==> flow/design.v <==
`timescale 1ns / 10ps
module fir(
    input clk,                               
    input signed [15:0] noisy_signal,        
    output signed [15:0] filtered_signal     
);
    integer i, j;
    localparam [143:0] COEFFS = {16'h04F6,    
                                 16'h0AE4,    
                                 16'h1089,    
                                 16'h1469,    
                                 16'h160F,    
                                 16'h1496,    
                                 16'h1089,    
                                 16'h0AE4,    
                                 16'h04F6};   
    reg signed [15:0] delayed_signal [0:8];
    reg signed [31:0] prod  [0:8];
    reg signed [32:0] sum_0 [0:4];
    reg signed [33:0] sum_1 [0:2];
    reg signed [34:0] sum_2 [0:1];
    reg signed [35:0] sum_3;
    always @(posedge clk) begin
        delayed_signal[0] <= noisy_signal;
        for (i = 1; i <= 8; i = i + 1) begin
            delayed_signal[i] <= delayed_signal[i - 1];
        end
    end
    always @(posedge clk) begin
        for (j = 0; j <= 8; j = j + 1) begin
            prod[j] <= delayed_signal[j] * $signed(COEFFS[16*j +: 16]);
        end
    end
    always @(posedge clk) begin
        sum_0[0] <= prod[0] + prod[1];
        sum_0[1] <= prod[2] + prod[3];
        sum_0[2] <= prod[4] + prod[5];
        sum_0[3] <= prod[6] + prod[7];
        sum_0[4] <= prod[8];
    end
    always @(posedge clk) begin
        sum_1[0] <= sum_0[0] + sum_0[1];
        sum_1[1] <= sum_0[2] + sum_0[3];
        sum_1[2] <= sum_0[4];
    end
    always @(posedge clk) begin
        sum_2[0] <= sum_1[0] + sum_1[1];
        sum_2[1] <= sum_1[2];
    end
    always @(posedge clk) begin
        sum_3 <= sum_2[0] + sum_2[1];
    end
    assign filtered_signal = $signed(sum_3[35:14]);
endmodule
Ticket comment

From RTL to reports: fir
Tool output for the design above before and after an edit, in the order of the flow. "before" refers to lines of the RTL above, "after" to lines of the edited file. "difference" is "after" less "before", of the values as shown. Cell names lack the library's common part. A cell with -- has no value.

Top module: fir. Clock input: clk. Cell library: sky130hd. Timing corner: tt_025C_1v80.

Edit of the RTL
The edit as a unified diff against the file above. The edited RTL no longer does the same as the RTL above: the edit was made by script, with no optimisation intended.

```diff
@@ -48,7 +48,5 @@
         sum_2[1] <= sum_1[2];
     end
-    always @(posedge clk) begin
-        sum_3 <= sum_2[0] + sum_2[1];
-    end
+    always @(*) sum_3 = sum_2[0] + sum_2[1];
     assign filtered_signal = $signed(sum_3[35:14]);
 endmodule
```

After elaboration
Counts by Yosys on the flattened word-level netlist (proc, flatten, opt, wreduce). Print and check cells are left out. Cells with the same type and inputs are merged into one.

Word-level totals: bits of input ports (before 17, after 17, difference 0); word-level cells (before 46, after 45, difference -1); output and inout bits (before 16, after 16, difference 0); register bits (before 722, after 692, difference -30).

Operators by class: add/sub/neg operators (before 8, after 8, difference 0); multiply operators (before 9, after 9, difference 0).

Operators with widths: adder 30 bit (before 5, after 5, difference 0); multiplier 16 x 11 -> 27 bit (second input constant) (before 4, after 4, difference 0); multiplier 16 x 14 -> 30 bit (second input constant) (before 4, after 4, difference 0); adder 28 x 29 -> 30 bit (before 1, after 1, difference 0); adder 30 x 28 -> 30 bit (before 1, after 1, difference 0); adder 30 x 29 -> 30 bit (before 1, after 1, difference 0); multiplier 16 x 13 -> 29 bit (second input constant) (before 1, after 1, difference 0).

Longest topological paths
Yosys ltp: most cells in a row. Word level: on the elaborated netlist, between registers, memories and ports. Mapped: between sequential cells and ports; inverters and the memories' decode and read muxes count.

Depth: word-level depth (before 1, after 1, difference 0); ABC_AREA (before 0, after 0); depth in mapped cells (before 23, after 22, difference -1); gate-level depth less buffers (before 22, after 22, difference 0).

Synthesis result
Yosys stat after the flow's synthesis: flattened, memories mapped to cells. It holds for the ABC_AREA given above (unset counts as 0); a run with the other value may have another netlist.

Cell types: a21o_1 (before 209, after 163, difference -46); o21ai_0 (before 144, after 188, difference +44); inv_1 (before 1191, after 1159, difference -32); a21oi_1 (before 333, after 357, difference +24); dfxtp_1 (before 683, after 667, difference -16); nand2_1 (before 167, after 183, difference +16); nor2b_1 (before 38, after 53, difference +15); nor2_1 (before 260, after 246, difference -14); o21ai_1 (before 11, after 23, difference +12); a211oi_1 (before 30, after 41, difference +11); a31o_2 (before 14, after 5, difference -9); and4_1 (before 13, after 6, difference -7); o31a_1 (before 5, after 12, difference +7); or4_1 (before 1, after 8, difference +7); xor2_1 (before 131, after 125, difference -6); nand4_1 (before 34, after 40, difference +6); or3_1 (before 23, after 17, difference -6); a211o_1 (before 14, after 8, difference -6).

Not every row of either side is listed.

Mapped netlist: buffers (before 28, after 28, difference 0); flip-flop cells (before 683, after 667, difference -16); mapped area (µm²) (before 56091.3, after 55658.4, difference -432.9); standard cells after synthesis (before 5754, after 5755, difference +1); sequential part of the area (µm²) (before 13673.1, after 13352.8, difference -320.3).

Timing after synthesis
Path of least setup slack by OpenSTA after synthesis, without wires, with an ideal clock, recovery checks aside; 20% of the period is set as input and as output delay. Where synthesis merged equal registers, the netlist keeps one of their names.

Path after synthesis: path kind (before reg2reg, after reg2reg); start point (before register delayed_signal[4][15], after register delayed_signal[4][15]); end point (before register prod[4][28], after register prod[4][28]); time at the first pin (ns) (before 0.000, after 0.000, difference 0.000); path buffers (before 0, after 1, difference +1); library setup time (ns) (before 0.095, after 0.072, difference -0.023); period (ns) (before 6.0, after 6.0, difference 0.0); driving pins on the path (before 20, after 20, difference 0); delay of the path (ns) (before 5.843, after 5.782, difference -0.061); path slack (ns) (before 0.157, after 0.218, difference +0.061); arrival (ns) (before 5.748, after 5.710, difference -0.038); synthesis period reached (ns) (before 5.843, after 5.782, difference -0.061).

"delay of the path" is the arrival time less input delay plus setup time. "driving pins on the path": output pins that drive a net of the path, with the launching flip-flop's if there is one; two outputs of one cell count as two. "synthesis period reached" = period - worst setup slack (recovery checks aside). The figure is calculated, with input and output delays left at 20% of the set period. Between the ends stands the longest chain of elaborated cells between them, by number of cells; it is not shown to be the way that was timed. Of several equally long chains one is given. A line is the first line of the expression or statement that the cell stems from. Yosys adds cells for indexed reads and writes and turns some case tables into memories.

Between the ends, after synthesis, before:
Path through: dfxtp_1 -> inv_1 -> fa_1 -> inv_1 -> ha_1 -> fa_1 -> fa_1 -> inv_1 -> fa_1 -> inv_1 -> ha_1 -> a21o_1 -> a21o_1 -> a21oi_1 -> o21ai_0 -> a311oi_2 -> a21boi_1 -> o31ai_2 -> or4b_1 -> o311ai_1. The entry for length of the longest elaborated chain reads 1. Elaborated cells on any way between the ends: 1.

RTL lines, path after synthesis, before: start: declaration (RTL line 17) `reg signed [15:0] delayed_signal [0:8];`; start: assignment (RTL line 26) `delayed_signal[i] <= delayed_signal[i - 1];`; multiplier 16 x 14 -> 30 bit (RTL line 31) `prod[j] <= delayed_signal[j] * $signed(COEFFS[16*j +: 16]);`; end: assignment (RTL line 31); end: declaration (RTL line 18) `reg signed [31:0] prod  [0:8];`.

Between the ends, after synthesis, after:
Path through: dfxtp_1 -> inv_1 -> fa_1 -> inv_1 -> ha_1 -> fa_1 -> fa_1 -> inv_1 -> fa_1 -> inv_1 -> ha_1 -> and3_1 -> clkbuf_1 -> nand3_1 -> a2111oi_1 -> nor3_1 -> nor3_1 -> a21o_1 -> a2bb2oi_1 -> xor2_1. The entry for length of the longest elaborated chain reads 1. Elaborated cells on any way between the ends: 1.

RTL lines, path after synthesis, after: start: declaration (RTL line 17) `reg signed [15:0] delayed_signal [0:8];`; start: assignment (RTL line 26) `delayed_signal[i] <= delayed_signal[i - 1];`; multiplier 16 x 14 -> 30 bit (RTL line 31) `prod[j] <= delayed_signal[j] * $signed(COEFFS[16*j +: 16]);`; end: assignment (RTL line 31); end: declaration (RTL line 18) `reg signed [31:0] prod  [0:8];`.

Timing after layout
From the final timing report of the runs of set A: the path of least setup slack in the routed layout; clock arrival at registers is part of the times.

Path after layout: path kind (before reg2reg, after reg2reg); start point (before register delayed_signal[5][7], after register delayed_signal[4][9]); end point (before register prod[5][29], after register prod[4][29]); path buffers (before 0, after 0, difference 0); arrival (ns) (before 6.04, after 6.02, difference -0.02); driving pins on the path (before 21, after 21, difference 0); period (ns) (before 5.7, after 5.7, difference 0.0); library setup time (ns) (before 0.08, after 0.08, difference 0.00); path slack (ns) (before 0.23, after 0.24, difference +0.01); time at the first pin (ns) (before 0.62, after 0.64, difference +0.02).

Between the ends stands the longest chain of elaborated cells between them, by number of cells; it is not shown to be the way that was timed. Of several equally long chains one is given.

Between the ends, after layout, before:
Path through: dfxtp_1 -> ha_1 -> ha_1 -> inv_1 -> fa_1 -> inv_1 -> fa_1 -> fa_1 -> inv_1 -> fa_1 -> inv_1 -> ha_1 -> a21o_1 -> a21o_1 -> a21oi_1 -> o211ai_1 -> o31a_1 -> a41o_1 -> a211oi_2 -> a21oi_1 -> xnor2_1. The entry for length of the longest elaborated chain reads 1. Elaborated cells on any way between the ends: 1.

RTL lines, path after layout, before: start: declaration (RTL line 17) `reg signed [15:0] delayed_signal [0:8];`; start: assignment (RTL line 26) `delayed_signal[i] <= delayed_signal[i - 1];`; multiplier 16 x 14 -> 30 bit (RTL line 31) `prod[j] <= delayed_signal[j] * $signed(COEFFS[16*j +: 16]);`; end: assignment (RTL line 31); end: declaration (RTL line 18) `reg signed [31:0] prod  [0:8];`.

Between the ends, after layout, after:
Path through: dfxtp_1 -> ha_1 -> inv_1 -> fa_1 -> inv_1 -> ha_1 -> inv_1 -> fa_1 -> inv_1 -> fa_1 -> inv_1 -> fa_1 -> inv_1 -> ha_1 -> nand2_1 -> a2111oi_1 -> nor2_1 -> o21ai_0 -> a21oi_1 -> a31oi_1 -> xor2_1. The entry for length of the longest elaborated chain reads 1. Elaborated cells on any way between the ends: 1.

RTL lines, path after layout, after: start: declaration (RTL line 17) `reg signed [15:0] delayed_signal [0:8];`; start: assignment (RTL line 26) `delayed_signal[i] <= delayed_signal[i - 1];`; multiplier 16 x 14 -> 30 bit (RTL line 31) `prod[j] <= delayed_signal[j] * $signed(COEFFS[16*j +: 16]);`; end: assignment (RTL line 31); end: declaration (RTL line 18) `reg signed [31:0] prod  [0:8];`.

Layout results
Both versions went through the flow (Yosys, OpenROAD) with the same settings in each pair. Constraints: input delay and output delay 20% of the set period each, output load 0.01 pF.

Settings, set A:
The figure for CORE_UTILIZATION is 40. period_ns: 5.7. The figure for CAP_MARGIN is 20. Under CORE_MARGIN stands 2. For SLEW_MARGIN the number is 20.

Final reports, set A: setup slack of the critical path (ns) (before 0.226, after 0.236, difference +0.010); standard-cell area after layout (µm²) (before 62129.6, after 61215.0, difference -914.6); utilization after routing (%) (before 44.6, after 44.4, difference -0.2); total negative slack (ns) (before 0.000, after 0.000, difference 0.000); die size (µm²) (before 143240.0, after 142144.0, difference -1096.0); chip area after synthesis (Yosys) (µm²) (before 56091.3, after 55658.4, difference -432.9).

Settings, set B:
Under ABC_AREA stands 1. The figure for CAP_MARGIN is 0. Under CORE_MARGIN stands 10. The figure for CORE_UTILIZATION is 18. CTS_CLUSTER_DIAMETER: 341. Under GPL_ROUTABILITY_DRIVEN stands 1. The entry for GPL_TIMING_DRIVEN reads 0. MAX_ROUTING_LAYER: met5. The figure for PLACE_DENSITY is 0.46. For SETUP_SLACK_MARGIN the number is 0.88. period_ns: 3.42. For SLEW_MARGIN the number is 20.

Final reports, set B: setup slack of the critical path (ns) (before -0.859, after -0.880, difference -0.021); standard-cell area after layout (µm²) (before 86758.2, after 89737.3, difference +2979.1); utilization after routing (%) (before 23.8, after 24.7, difference +0.9); total negative slack (ns) (before -59.951, after -59.831, difference +0.120); die size (µm²) (before 390456.0, after 390019.0, difference -437.0); chip area after synthesis (Yosys) (µm²) (before 65855.7, after 65779.3, difference -76.4).
